==> flow/design.v <==
`timescale 1ns / 1ps
module ControlUnit (
    input  logic        clk,
    input  logic        reset,
    input  logic [31:0] instrCode,
    output logic        regFileWe,
    output logic [ 3:0] aluControl,
    output logic        aluSrcMuxSel,
    output logic        dataWe,
    output logic [ 2:0] RFWDSrcMuxSel,
    output logic        branch,
    output logic        jal,
    output logic        jalr,
    output logic        PCEn,
    output logic        transfer,
    input  logic        ready
);
    wire [6:0] opcode = instrCode[6:0];
    wire [3:0] operators = {
        instrCode[30], instrCode[14:12]
    };   
    logic [10:0] signals;
    assign {PCEn, regFileWe, aluSrcMuxSel, dataWe, RFWDSrcMuxSel, branch, jal, jalr,transfer} = signals;
    typedef enum {
        FETCH,
        DECODE,
        R_EXE,
        I_EXE,
        B_EXE,
        LU_EXE,
        AU_EXE,
        J_EXE,
        JL_EXE,
        S_EXE,
        S_MEM,
        L_EXE,
        L_MEM,
        L_WB
    } state_e;
    state_e state, state_next;
    always_ff @(posedge clk, posedge reset) begin
        if (reset) state <= FETCH;
        else state <= state_next;
    end
    always_comb begin
        state_next = state;
        case (state)
            FETCH:  state_next = DECODE;
            DECODE: begin
                case (opcode)
                    7'b0110011:  state_next = R_EXE;
                    7'b0100011:  state_next = S_EXE;
                    7'b0000011:  state_next = L_EXE;
                    7'b0010011:  state_next = I_EXE;
                    7'b1100011:  state_next = B_EXE;
                    7'b0110111: state_next = LU_EXE;
                    7'b0010111: state_next = AU_EXE;
                    7'b1101111:  state_next = J_EXE;
                    7'b1100111: state_next = JL_EXE;
                endcase
            end
            R_EXE:  state_next = FETCH;
            S_EXE:  state_next = S_MEM;
            S_MEM:  if (ready) state_next = FETCH;
            L_EXE:  state_next = L_MEM;
            L_MEM:  if (ready) state_next = L_WB;
            L_WB:   state_next = FETCH;
            I_EXE:  state_next = FETCH;
            B_EXE:  state_next = FETCH;
            LU_EXE: state_next = FETCH;
            AU_EXE: state_next = FETCH;
            J_EXE:  state_next = FETCH;
            JL_EXE: state_next = FETCH;
        endcase
    end
    always_comb begin
        signals = 11'b0_0_0_0_000_0_0_0_0;
        aluControl = operators;
        case (state)
            FETCH:  signals = 11'b1_0_0_0_000_0_0_0_0;
            DECODE: signals = 11'b0_0_0_0_000_0_0_0_0;
            R_EXE:  signals = 11'b0_1_0_0_000_0_0_0_0;
            S_EXE: begin
                signals    = 11'b0_0_1_0_000_0_0_0_0;
                aluControl = 4'b0000;
            end
            S_MEM:  signals = 11'b0_0_1_1_000_0_0_0_1;
            L_EXE: begin
                signals = 11'b0_0_1_0_001_0_0_0_0;
                aluControl = 4'b0000;
            end
            L_MEM:  signals = 11'b0_0_1_0_001_0_0_0_1;
            L_WB:   signals = 11'b0_1_1_0_001_0_0_0_0;
            I_EXE: begin
                signals = 11'b0_1_1_0_000_0_0_0_0;
                if (operators == 4'b1101)
                    aluControl = operators;   
                else aluControl = {1'b0, operators[2:0]};   
            end
            B_EXE:  signals = 11'b0_0_0_0_000_1_0_0_0;
            LU_EXE: signals = 11'b0_1_0_0_010_0_0_0_0;
            AU_EXE: signals = 11'b0_1_0_0_011_0_0_0_0;
            J_EXE:  signals = 11'b0_1_0_0_100_0_1_0_0;
            JL_EXE: begin
                signals    = 11'b0_1_0_0_100_0_1_1_0;
                aluControl = 4'b0000;
            end
        endcase
    end
endmodule
`timescale 1ns / 1ps
module DataPath (
    input  logic        clk,
    input  logic        reset,
    input  logic        regFileWe,
    input  logic [ 3:0] aluControl,
    input  logic        aluSrcMuxSel,
    input  logic [ 2:0] RFWDSrcMuxSel,
    input  logic        branch,
    input  logic        jal,
    input  logic        jalr,
    input  logic        PCEn,
    output logic [31:0] instrMemAddr,
    input  logic [31:0] instrCode,
    output logic [31:0] dataAddr,
    output logic [31:0] dataWData,
    input  logic [31:0] dataRData
);
    logic [31:0] aluResult, RFData1, RFData2;
    logic [31:0] PCSrcData, PCOutData, PC_Imm_Adder_SrcMuxOut;
    logic [31:0] immExt, aluSrcMuxOut, RFWDSrcMuxOut;
    logic btaken, PCSrcMuxSel;
    logic [31:0] PC_Imm_AdderResult, PC_4_AdderResult, PCSrcMuxOut;
    logic [31:0] DecReg_RFData1, DecReg_RFData2, DecReg_immExt;
    logic [31:0] ExeReg_aluResult, ExeReg_RFData2, ExeReg_PCSrcMuxOut, MemAccReg_dataRData;
    assign instrMemAddr = PCOutData;
    assign dataAddr     = ExeReg_aluResult;
    assign dataWData    = ExeReg_RFData2;
    assign PCSrcMuxSel  = jal | (btaken & branch);
    RegisterFile U_RegFile (
        .clk(clk),
        .we(regFileWe),
        .RAddr1(instrCode[19:15]),
        .RAddr2(instrCode[24:20]),
        .WAddr(instrCode[11:7]),
        .WData(RFWDSrcMuxOut),
        .RData1(RFData1),
        .RData2(RFData2)
    );
    register U_DecReg_RFRD1 (
        .clk  (clk),
        .reset(reset),
        .d    (RFData1),
        .q    (DecReg_RFData1)
    );
    register U_DecReg_RFRD2 (
        .clk  (clk),
        .reset(reset),
        .d    (RFData2),
        .q    (DecReg_RFData2)
    );
    register U_ExeReg_RFRD2 (
        .clk  (clk),
        .reset(reset),
        .d    (DecReg_RFData2),
        .q    (ExeReg_RFData2)
    );
    mux_2x1 U_ALUSrcMux (
        .sel(aluSrcMuxSel),
        .x0 (DecReg_RFData2),
        .x1 (DecReg_immExt),
        .y  (aluSrcMuxOut)
    );
    register U_MemAccReg_dataRData (
        .clk  (clk),
        .reset(reset),
        .d    (dataRData),
        .q    (MemAccReg_dataRData)
    );
    mux_5x1 U_RFWDSrcMux (
        .sel(RFWDSrcMuxSel),
        .x0 (aluResult),
        .x1 (MemAccReg_dataRData),
        .x2 (DecReg_immExt),
        .x3 (PC_Imm_AdderResult),
        .x4 (PC_4_AdderResult),
        .y  (RFWDSrcMuxOut)
    );
    alu U_ALU (
        .aluControl(aluControl),
        .a(DecReg_RFData1),
        .b(aluSrcMuxOut),
        .btaken(btaken),
        .result(aluResult)
    );
    register U_ExeReg_ALU (
        .clk  (clk),
        .reset(reset),
        .d    (aluResult),
        .q    (ExeReg_aluResult)
    );
    extend U_ImmExtend (
        .instrCode(instrCode),
        .immExt(immExt)
    );
    register U_DecReg_ImmExtend (
        .clk  (clk),
        .reset(reset),
        .d    (immExt),
        .q    (DecReg_immExt)
    );
    mux_2x1 U_PC_Imm_Adder_SrcMux (
        .sel(jalr),
        .x0 (PCOutData),
        .x1 (RFData1),
        .y  (PC_Imm_Adder_SrcMuxOut)
    );
    adder U_PC_Imm_Adder (
        .a(DecReg_immExt),
        .b(PC_Imm_Adder_SrcMuxOut),
        .y(PC_Imm_AdderResult)
    );
    adder U_PC_4_Adder (
        .a(32'd4),
        .b(PCOutData),
        .y(PC_4_AdderResult)
    );
    mux_2x1 U_PCSrcMux (
        .sel(PCSrcMuxSel),
        .x0 (PC_4_AdderResult),
        .x1 (PC_Imm_AdderResult),
        .y  (PCSrcMuxOut)
    );
    register U_ExeReg_PCSrcMux (
        .clk  (clk),
        .reset(reset),
        .d    (PCSrcMuxOut),
        .q    (ExeReg_PCSrcMuxOut)
    );
    registerEn U_PC (
        .clk  (clk),
        .reset(reset),
        .en   (PCEn),
        .d    (ExeReg_PCSrcMuxOut),
        .q    (PCOutData)
    );
endmodule
module alu (
    input  logic [ 3:0] aluControl,
    input  logic [31:0] a,
    input  logic [31:0] b,
    output logic        btaken,
    output logic [31:0] result
);
    always_comb begin
        case (aluControl)
            4'b0000:    result = a + b;
            4'b1000:    result = a - b;
            4'b0001:    result = a << b;
            4'b0101:    result = a >> b;
            4'b1101:    result = $signed(a) >>> b[4:0];
            4'b0010:    result = ($signed(a) < $signed(b)) ? 1 : 0;
            4'b0011:   result = (a < b) ? 1 : 0;
            4'b0100:    result = a ^ b;
            4'b0110:     result = a | b;
            4'b0111:    result = a & b;
            default: result = 32'b0;
        endcase
    end
    always_comb begin : branch_processor
        btaken = 1'b0;
        case (aluControl[2:0])
            3'b000:    btaken = (a == b);
            3'b001:    btaken = (a != b);
            3'b100:    btaken = ($signed(a) < $signed(b));
            3'b101:    btaken = ($signed(a) >= $signed(b));
            3'b110:   btaken = (a < b);
            3'b111:   btaken = (a >= b);
            default: btaken = 1'b0;
        endcase
    end
endmodule
module register (
    input  logic        clk,
    input  logic        reset,
    input  logic [31:0] d,
    output logic [31:0] q
);
    always_ff @(posedge clk, posedge reset) begin
        if (reset) q <= 0;
        else q <= d;
    end
endmodule
module registerEn (
    input  logic        clk,
    input  logic        reset,
    input  logic        en,
    input  logic [31:0] d,
    output logic [31:0] q
);
    always_ff @(posedge clk, posedge reset) begin
        if (reset) q <= 0;
        else begin
            if (en) q <= d;
        end
    end
endmodule
module adder (
    input  logic [31:0] a,
    input  logic [31:0] b,
    output logic [31:0] y
);
    assign y = a + b;
endmodule
module RegisterFile (
    input  logic        clk,
    input  logic        we,
    input  logic [ 4:0] RAddr1,
    input  logic [ 4:0] RAddr2,
    input  logic [ 4:0] WAddr,
    input  logic [31:0] WData,
    output logic [31:0] RData1,
    output logic [31:0] RData2
);
    logic [31:0] RegFile[0:2**5-1];
    always_ff @(posedge clk) begin
        if (we) RegFile[WAddr] <= WData;
    end
    assign RData1 = (RAddr1 != 0) ? RegFile[RAddr1] : 32'b0;
    assign RData2 = (RAddr2 != 0) ? RegFile[RAddr2] : 32'b0;
endmodule
module mux_2x1 (
    input  logic        sel,
    input  logic [31:0] x0,
    input  logic [31:0] x1,
    output logic [31:0] y
);
    always_comb begin
        case (sel)
            1'b0:    y = x0;
            1'b1:    y = x1;
            default: y = 32'b0;
        endcase
    end
endmodule
module mux_5x1 (
    input  logic [ 2:0] sel,
    input  logic [31:0] x0,
    input  logic [31:0] x1,
    input  logic [31:0] x2,
    input  logic [31:0] x3,
    input  logic [31:0] x4,
    output logic [31:0] y
);
    always_comb begin
        y = 32'b0;
        case (sel)
            3'd0: y = x0;
            3'd1: y = x1;
            3'd2: y = x2;
            3'd3: y = x3;
            3'd4: y = x4;
        endcase
    end
endmodule
module extend (
    input  logic [31:0] instrCode,
    output logic [31:0] immExt
);
    wire [6:0] opcode = instrCode[6:0];
    wire [2:0] func3 = instrCode[14:12];
    always_comb begin
        immExt = 32'b0;
        case (opcode)
            7'b0110011: immExt = 32'b0;
            7'b0000011: immExt = {{20{instrCode[31]}}, instrCode[31:20]};
            7'b0100011:
            immExt = {{20{instrCode[31]}}, instrCode[31:25], instrCode[11:7]};
            7'b0010011: begin
                case (func3)
                    3'b001:  immExt = {27'b0, instrCode[24:20]};
                    3'b101:  immExt = {27'b0, instrCode[24:20]};
                    3'b011:  immExt = {20'b0, instrCode[31:20]};
                    default: immExt = {{20{instrCode[31]}}, instrCode[31:20]};
                endcase
            end
            7'b1100011:
            immExt = {
                {20{instrCode[31]}},
                instrCode[7],
                instrCode[30:25],
                instrCode[11:8],
                1'b0
            };
            7'b0110111: immExt = {instrCode[31:12], 12'b0};
            7'b0010111: immExt = {instrCode[31:12], 12'b0};
            7'b1101111:
            immExt = {
                {12{instrCode[31]}},
                instrCode[19:12],
                instrCode[20],
                instrCode[30:21],
                1'b0
            };
            7'b1100111: immExt = {{20{instrCode[31]}}, instrCode[31:20]};
            default: immExt = 32'b0;
        endcase
    end
endmodule
`timescale 1ns / 1ps
module RV32I_Core (
    input  logic        clk,
    input  logic        reset,
    input  logic [31:0] instrCode,
    output logic [31:0] instrMemAddr,
    output logic        dataWe,
    output logic [31:0] dataAddr,
    output logic [31:0] dataWData,
    input  logic [31:0] dataRData,
    output logic        transfer,
    input  logic        ready
);
    logic        regFileWe;
    logic [ 3:0] aluControl;
    logic        aluSrcMuxSel;
    logic [ 2:0] RFWDSrcMuxSel;
    logic        branch;
    logic        jal;
    logic        jalr;
    logic        PCEn;
    ControlUnit U_ControlUnit (.*);
    DataPath U_DataPath (.*);
endmodule
### From RTL to reports: RV32I_Core

What the tools print for RV32I_Core, step after step.
Line numbers count from 1 in the design file above.
Library cell names are shortened.
Not given: --

* top module: RV32I_Core
* clock: clk
* library: sky130hd
* library corner: tt_025C_1v80

### Word level

Counts by Yosys on the flattened word-level netlist (proc, flatten, opt, wreduce; memories kept). Register bits leave out memories and registers merged into their read ports (data or address). Print and check cells are left out.
Memory sizes are those after Yosys's memory passes, which may raise the word count (mostly to a power of two), join words into wider ones and drop unused or constant bits.

* register bits after elaboration: 288
* memory bits (writable): 1024
* memories: 1
* input bits: 67
* output and inout port bits: 98

Memories
* U_DataPath.U_RegFile.RegFile: depth 32, width 32, read ports 2, write ports 1, line 325 `logic [31:0] RegFile[0:2**5-1];`

* add/sub/neg operators: 4
* order comparisons: 4
* eq/ne operators: 49
* shifts and indexed selects: 3
* muxes and demuxes: 22
* bitwise gates (word level): 8
* reduce/logical cells: 13

Operators with widths (number)
* parallel mux 32 bit (select 10 bit): 1
* parallel mux 32 bit (select 9 bit): 1
* parallel mux 32 bit (select 2 bit): 4
* parallel mux 32 bit (select 7 bit): 1
* equality test 32 x 4 -> 1 bit (second input constant): 6
* parallel mux 32 bit (select 6 bit): 1
* parallel mux 32 bit (select 5 bit): 1
* 2-to-1 mux 32 bit: 5
* parallel mux 11 bit (select 13 bit): 1
* equality test 32 x 3 -> 1 bit (second input constant): 4
* equality test 32 x 2 -> 1 bit (second input constant): 2
* adder 32 bit: 2
* >= comparator 32 bit: 2
* less-than comparator 32 bit: 2
* adder 3 x 32 -> 32 bit (first input constant): 1
* equality test 32 x 1 -> 1 bit (second input constant): 1
* subtractor 32 bit: 1
* equality test 32 bit: 1
* inequality test 32 bit: 1
* AND 32 bit: 1
* bitwise OR 32 bit: 1
* bitwise XOR 32 bit: 1
* left shift 32 x 32 -> 32 bit: 1
* right shift 32 x 32 -> 32 bit: 1
* >>> shifter 32 x 5 -> 32 bit: 1
* zero test 32 bit: 1
* equality test 7 x 6 -> 1 bit (second input constant): 3
* equality test 7 bit (second input constant): 3

Other operator kinds: 27; their cells: 52.

### Longest topological paths

Yosys ltp: most cells in a row. Word level: on the elaborated netlist, between registers, memories and ports. Mapped: between sequential cells and ports; inverters and the memories' decode and read muxes count.

* depth in word-level cells: 10
* ABC_AREA: 1
* gate-level depth with buffers: 36
* gate-level depth less buffers: 33

### Netlist

Source: synth_stat.txt of the flow (Yosys; design flattened, memories mapped). It holds for the ABC_AREA given above (unset counts as 0); a run with the other value may have another netlist.
The area totals of this step are shown rounded.

Cells by type
* edfxtp_1: number 1024, total area 3.07E+04 sq um
* o21ai_0: number 1349, total area 6.75E+03 sq um
* dfrtp_1: number 269, total area 6.73E+03 sq um
* nor2_1: number 1320, total area 4.95E+03 sq um
* nand2_1: number 1101, total area 4.13E+03 sq um
* o221ai_1: number 388, total area 3.4E+03 sq um
* nand3_1: number 544, total area 2.72E+03 sq um
* clkbuf_1: number 498, total area 1.87E+03 sq um
* inv_1: number 430, total area 1.61E+03 sq um
* a21oi_1: number 301, total area 1.51E+03 sq um
* ha_1: number 120, total area 1501.44 sq um
* o22ai_1: number 123, total area 769.488 sq um
* a31oi_1: number 79, total area 494.224 sq um
* xor2_1: number 48, total area 420.403 sq um
* nand4_1: number 44, total area 275.264 sq um
* o211ai_1: number 34, total area 255.245 sq um
* nor3_1: number 48, total area 240.23 sq um
* buf_1: number 56, total area 210.202 sq um

Other cell types: 43; their cells: 253.

* mapped cells: 8029
* synthesis area: 70520 sq um
* flip-flops: 1294
* buffer cells: 587

### Path before layout

OpenSTA on the mapped netlist: ideal clock, no wires. The path of least setup slack (recovery checks aside). Input and output delay are each 20% of the period. Register names are those of the netlist, which keeps one name where synthesis merged equal registers.

* path type: input -> register
* start: in instrCode[15]
* end: mem U_DataPath.U_RegFile.RegFile[0][30]
* clock period: 8.0 ns
* input delay: 1.600 ns
* time at the first pin: 1.600 ns
* data arrival time: 5.992 ns
* required time: 7.608 ns
* path slack: 1.616 ns
* delay of the path: 4.784 ns
* stages: 36
* period reached after synthesis: 6.384 ns

"delay of the path" = arrival - input delay + setup time.
"stages": output pins that drive a net of the path, with the launching flip-flop's if there is one; two outputs of one cell count as two.
"period reached after synthesis" is the clock period less the worst setup slack; recovery checks do not enter. This is arithmetic on one report: input and output delays are still those of the set period (20% each).
Between the ends stands the longest chain of elaborated cells between them, by number of cells; it is not shown to be the way that was timed. Of several equally long chains one is given.
Each line given opens the expression or statement behind the cell; cells for indexed reads and writes are added by Yosys, which also makes memories of some case tables.
A memory read counts as a cell of the chain, while the word-level depth stops at memories.

* cell sequence: inv_1 > buf_2 > clkbuf_1 > clkbuf_1 > clkbuf_1 > nor2_1 > o221ai_1 > nand3_1 > a21oi_1 > nor2_1 > nor2_1 > nand2_1 > o21ai_0 > ha_1 > inv_1 > fa_1 > o21ai_0 > nand2_1 > nand2_1 > nand2_1 > nand2_1 > nand2_1 > nand2_1 > a21boi_0 > o21ai_0 > nand2_1 > nand2_1 > nand2_1 > nand2_1 > nand2_1 > nand2_1 > inv_1 > nand2_1 > nand2_1 > inv_1 > nand2_1
* cells in the longest elaborated chain: 6
* elaborated cells on any way between the ends: 7
* source lines of those cells: 6
* those cells by class: add/sub: 1; mux: 4; reduce/logical: 1; memory: 1

RTL lines, path post-synthesis
* start, declared: line 414 `input  logic [31:0] instrCode,`
* memory read (32 x 32 bit): line 325 `logic [31:0] RegFile[0:2**5-1];`
* 2-to-1 mux 32 bit: line 329 `assign RData1 = (RAddr1 != 0) ? RegFile[RAddr1] : 32'b0;`
* parallel mux 32 bit (select 2 bit): line 339 `case (sel)`
* adder 32 bit: line 313 `assign y = a + b;`
* parallel mux 32 bit (select 5 bit): line 357 `case (sel)`
* 2-to-1 mux 32 bit: line 327 `if (we) RegFile[WAddr] <= WData;`
* end, declared: line 325

Some nets on the timed path still bear RTL names; the line given drives or declares the net.

Nets with RTL names, path post-synthesis (line)
* U_DataPath.RFData1[0]: 329

### Worst path after layout

Path of least setup slack in the final report of entry D (OpenROAD, finished layout, wires in). Where an end is a register, its clock arrival counts in the times.

* path type: input -> register
* start: in instrCode[15]
* end: mem U_DataPath.U_RegFile.RegFile[7][31]
* clock period: 4.32 ns
* input delay: 0.86 ns
* time at the first pin: 0.86 ns
* data arrival time: 5.09 ns
* required time: 4.84 ns
* path slack: -0.25 ns
* stages: 32

Between the ends stands the longest chain of elaborated cells between them, by number of cells; it is not shown to be the way that was timed. Of several equally long chains one is given.
A memory read counts as a cell of the chain, while the word-level depth stops at memories.

* cell sequence: clkbuf_16 > clkinv_16 > buf_12 > buf_6 > o21ai_1 > o22ai_1 > o21ai_1 > o21ai_2 > nor2_4 > nor2_4 > buf_6 > nand2_2 > o21ai_1 > ha_1 > buf_6 > inv_4 > nor3_2 > nand2_1 > nand2_2 > a21boi_4 > o21ai_2 > a21oi_2 > buf_4 > buf_6 > o31ai_4 > nand3_1 > and2_4 > nand2_2 > nand2_2 > inv_2 > buf_12 > nand2_8
* cells in the longest elaborated chain: 6
* elaborated cells on any way between the ends: 7
* source lines of those cells: 6
* those cells by class: add/sub: 1; mux: 4; reduce/logical: 1; memory: 1

RTL lines, path post-layout
* start, declared: line 414 `input  logic [31:0] instrCode,`
* memory read (32 x 32 bit): line 325 `logic [31:0] RegFile[0:2**5-1];`
* 2-to-1 mux 32 bit: line 329 `assign RData1 = (RAddr1 != 0) ? RegFile[RAddr1] : 32'b0;`
* parallel mux 32 bit (select 2 bit): line 339 `case (sel)`
* adder 32 bit: line 313 `assign y = a + b;`
* parallel mux 32 bit (select 5 bit): line 357 `case (sel)`
* 2-to-1 mux 32 bit: line 327 `if (we) RegFile[WAddr] <= WData;`
* end, declared: line 325

Some nets on the timed path still bear RTL names; the line given drives or declares the net.

Nets with RTL names, path post-layout (line)
* U_DataPath.RFData1[3]: 329

Data sheet: physical implementation of RV32I_Core

Design RV32I_Core on sky130hd. What follows are 4 stored runs of the flow, each under its own settings; their order means nothing. The constraints put input and output delay at 20% of the set period each and load the outputs with 0.01 pF.
By "period reached" is meant the clock period of the run minus its worst setup slack. This is arithmetic on one report: input and output delays are still those of the set period (20% each).
"time of the worst setup path": the worst setup path's part of the clock period (all of it between registers, 20% less for each end at a port) less its slack. A launch clock that arrives late makes it longer, a capture clock that arrives late makes it shorter.
"power consumption": no workload was simulated; the value follows from the tool's default switching activity.
Values from the reports are rounded here.

### Entry A

==> flow/run.sh <==
#!/bin/bash
# the make line also repeats the synthesis and layout settings of config.mk as NAME=value (left out here)
make -C /OpenROAD-flow-scripts/flow DESIGN_CONFIG=/design/flow/config.mk WORK_HOME=/design/flow/orfs CLKGATE_MAP_FILE= finish
==> flow/config.mk <==
export PLATFORM = sky130hd
export DESIGN_NAME = RV32I_Core
export DESIGN_NICKNAME = RV32I_Core
export VERILOG_FILES = /design/flow/design.v
export SDC_FILE = /design/flow/constraint.sdc
export NUM_CORES = 4
export LEC_CHECK = 0
export ABC_AREA = 1
export CAP_MARGIN = 10
export CELL_PAD_IN_SITES_DETAIL_PLACEMENT = 0
export CORE_ASPECT_RATIO = 1.68
export CORE_MARGIN = 2
export CORE_UTILIZATION = 50
export CTS_CLUSTER_DIAMETER = 196
export GPL_TIMING_DRIVEN = 0
export MAX_ROUTING_LAYER = met5
export MIN_ROUTING_LAYER = met1
export SLEW_MARGIN = 40
export TNS_END_PERCENT = 10
==> flow/constraint.sdc <==
create_clock -name core_clock -period 8.0 [get_ports {clk}]
set_input_delay 1.6000 -clock core_clock [delete_from_list [all_inputs] [get_ports {clk}]]
set_output_delay 1.6000 -clock core_clock [all_outputs]
set_load 0.01 [all_outputs]

Outcome of entry A: did not finish, routing stopped with GRT-0116

### Entry B

==> flow/run.sh <==
#!/bin/bash
# the make line also repeats the synthesis and layout settings of config.mk as NAME=value (left out here)
make -C /OpenROAD-flow-scripts/flow DESIGN_CONFIG=/design/flow/config.mk WORK_HOME=/design/flow/orfs CLKGATE_MAP_FILE= finish
==> flow/config.mk <==
export PLATFORM = sky130hd
export DESIGN_NAME = RV32I_Core
export DESIGN_NICKNAME = RV32I_Core
export VERILOG_FILES = /design/flow/design.v
export SDC_FILE = /design/flow/constraint.sdc
export NUM_CORES = 4
export LEC_CHECK = 0
export ABC_AREA = 1
export CAP_MARGIN = 30
export CELL_PAD_IN_SITES_GLOBAL_PLACEMENT = 2
export CORE_ASPECT_RATIO = 0.57
export CORE_MARGIN = 3
export CORE_UTILIZATION = 59
export CTS_CLUSTER_DIAMETER = 263
export GPL_ROUTABILITY_DRIVEN = 1
export GPL_TIMING_DRIVEN = 0
export MAX_ROUTING_LAYER = met4
export MIN_ROUTING_LAYER = met1
export PLACE_DENSITY_LB_ADDON = 0.2
export SETUP_SLACK_MARGIN = 2.65
export SLEW_MARGIN = 10
export TNS_END_PERCENT = 45
==> flow/constraint.sdc <==
create_clock -name core_clock -period 10.3 [get_ports {clk}]
set_input_delay 2.0600 -clock core_clock [delete_from_list [all_inputs] [get_ports {clk}]]
set_output_delay 2.0600 -clock core_clock [all_outputs]
set_load 0.01 [all_outputs]

Outcome of entry B: did not finish, placement stopped with FLW-0024

### Entry C

==> flow/run.sh <==
#!/bin/bash
# the make line also repeats the synthesis and layout settings of config.mk as NAME=value (left out here)
make -C /OpenROAD-flow-scripts/flow DESIGN_CONFIG=/design/flow/config.mk WORK_HOME=/design/flow/orfs CLKGATE_MAP_FILE= finish
==> flow/config.mk <==
export PLATFORM = sky130hd
export DESIGN_NAME = RV32I_Core
export DESIGN_NICKNAME = RV32I_Core
export VERILOG_FILES = /design/flow/design.v
export SDC_FILE = /design/flow/constraint.sdc
export NUM_CORES = 4
export LEC_CHECK = 0
export ABC_AREA = 1
export CAP_MARGIN = 40
export CELL_PAD_IN_SITES_DETAIL_PLACEMENT = 1
export CORE_ASPECT_RATIO = 1.68
export CORE_MARGIN = 2
export CORE_UTILIZATION = 40
export CTS_CLUSTER_DIAMETER = 196
export GPL_TIMING_DRIVEN = 0
export MIN_ROUTING_LAYER = met1
export SLEW_MARGIN = 40
export TNS_END_PERCENT = 20
==> flow/constraint.sdc <==
create_clock -name core_clock -period 8.0 [get_ports {clk}]
set_input_delay 1.6000 -clock core_clock [delete_from_list [all_inputs] [get_ports {clk}]]
set_output_delay 1.6000 -clock core_clock [all_outputs]
set_load 0.01 [all_outputs]

Outcome of entry C: did not finish, routing stopped with GRT-0116

### Entry D

==> flow/run.sh <==
#!/bin/bash
# the make line also repeats the synthesis and layout settings of config.mk as NAME=value (left out here)
make -C /OpenROAD-flow-scripts/flow DESIGN_CONFIG=/design/flow/config.mk WORK_HOME=/design/flow/orfs CLKGATE_MAP_FILE= finish
==> flow/config.mk <==
export PLATFORM = sky130hd
export DESIGN_NAME = RV32I_Core
export DESIGN_NICKNAME = RV32I_Core
export VERILOG_FILES = /design/flow/design.v
export SDC_FILE = /design/flow/constraint.sdc
export NUM_CORES = 4
export LEC_CHECK = 0
export ABC_AREA = 1
export CAP_MARGIN = 20
export CORE_ASPECT_RATIO = 1.57
export CORE_MARGIN = 2
export CORE_UTILIZATION = 37
export CTS_CLUSTER_SIZE = 66
export GPL_ROUTABILITY_DRIVEN = 1
export PLACE_DENSITY_LB_ADDON = 0.07
export SETUP_SLACK_MARGIN = 0.6
export SLEW_MARGIN = 20
export TNS_END_PERCENT = 85
==> flow/constraint.sdc <==
create_clock -name core_clock -period 4.32 [get_ports {clk}]
set_input_delay 0.8640 -clock core_clock [delete_from_list [all_inputs] [get_ports {clk}]]
set_output_delay 0.8640 -clock core_clock [all_outputs]
set_load 0.01 [all_outputs]

Results of entry D:
- Chip area after synthesis (Yosys): 70520 sq um
- Die outline area: 194200 sq um
- Utilization: 50.4 %
- Worst setup slack after layout: -0.246 ns
- Worst hold slack after layout: 0.376 ns
- Power consumption: 38.77 mW
- Period reached: 4.566 ns
- Time of the worst setup path: 3.70 ns
- Critical path kind: input -> register
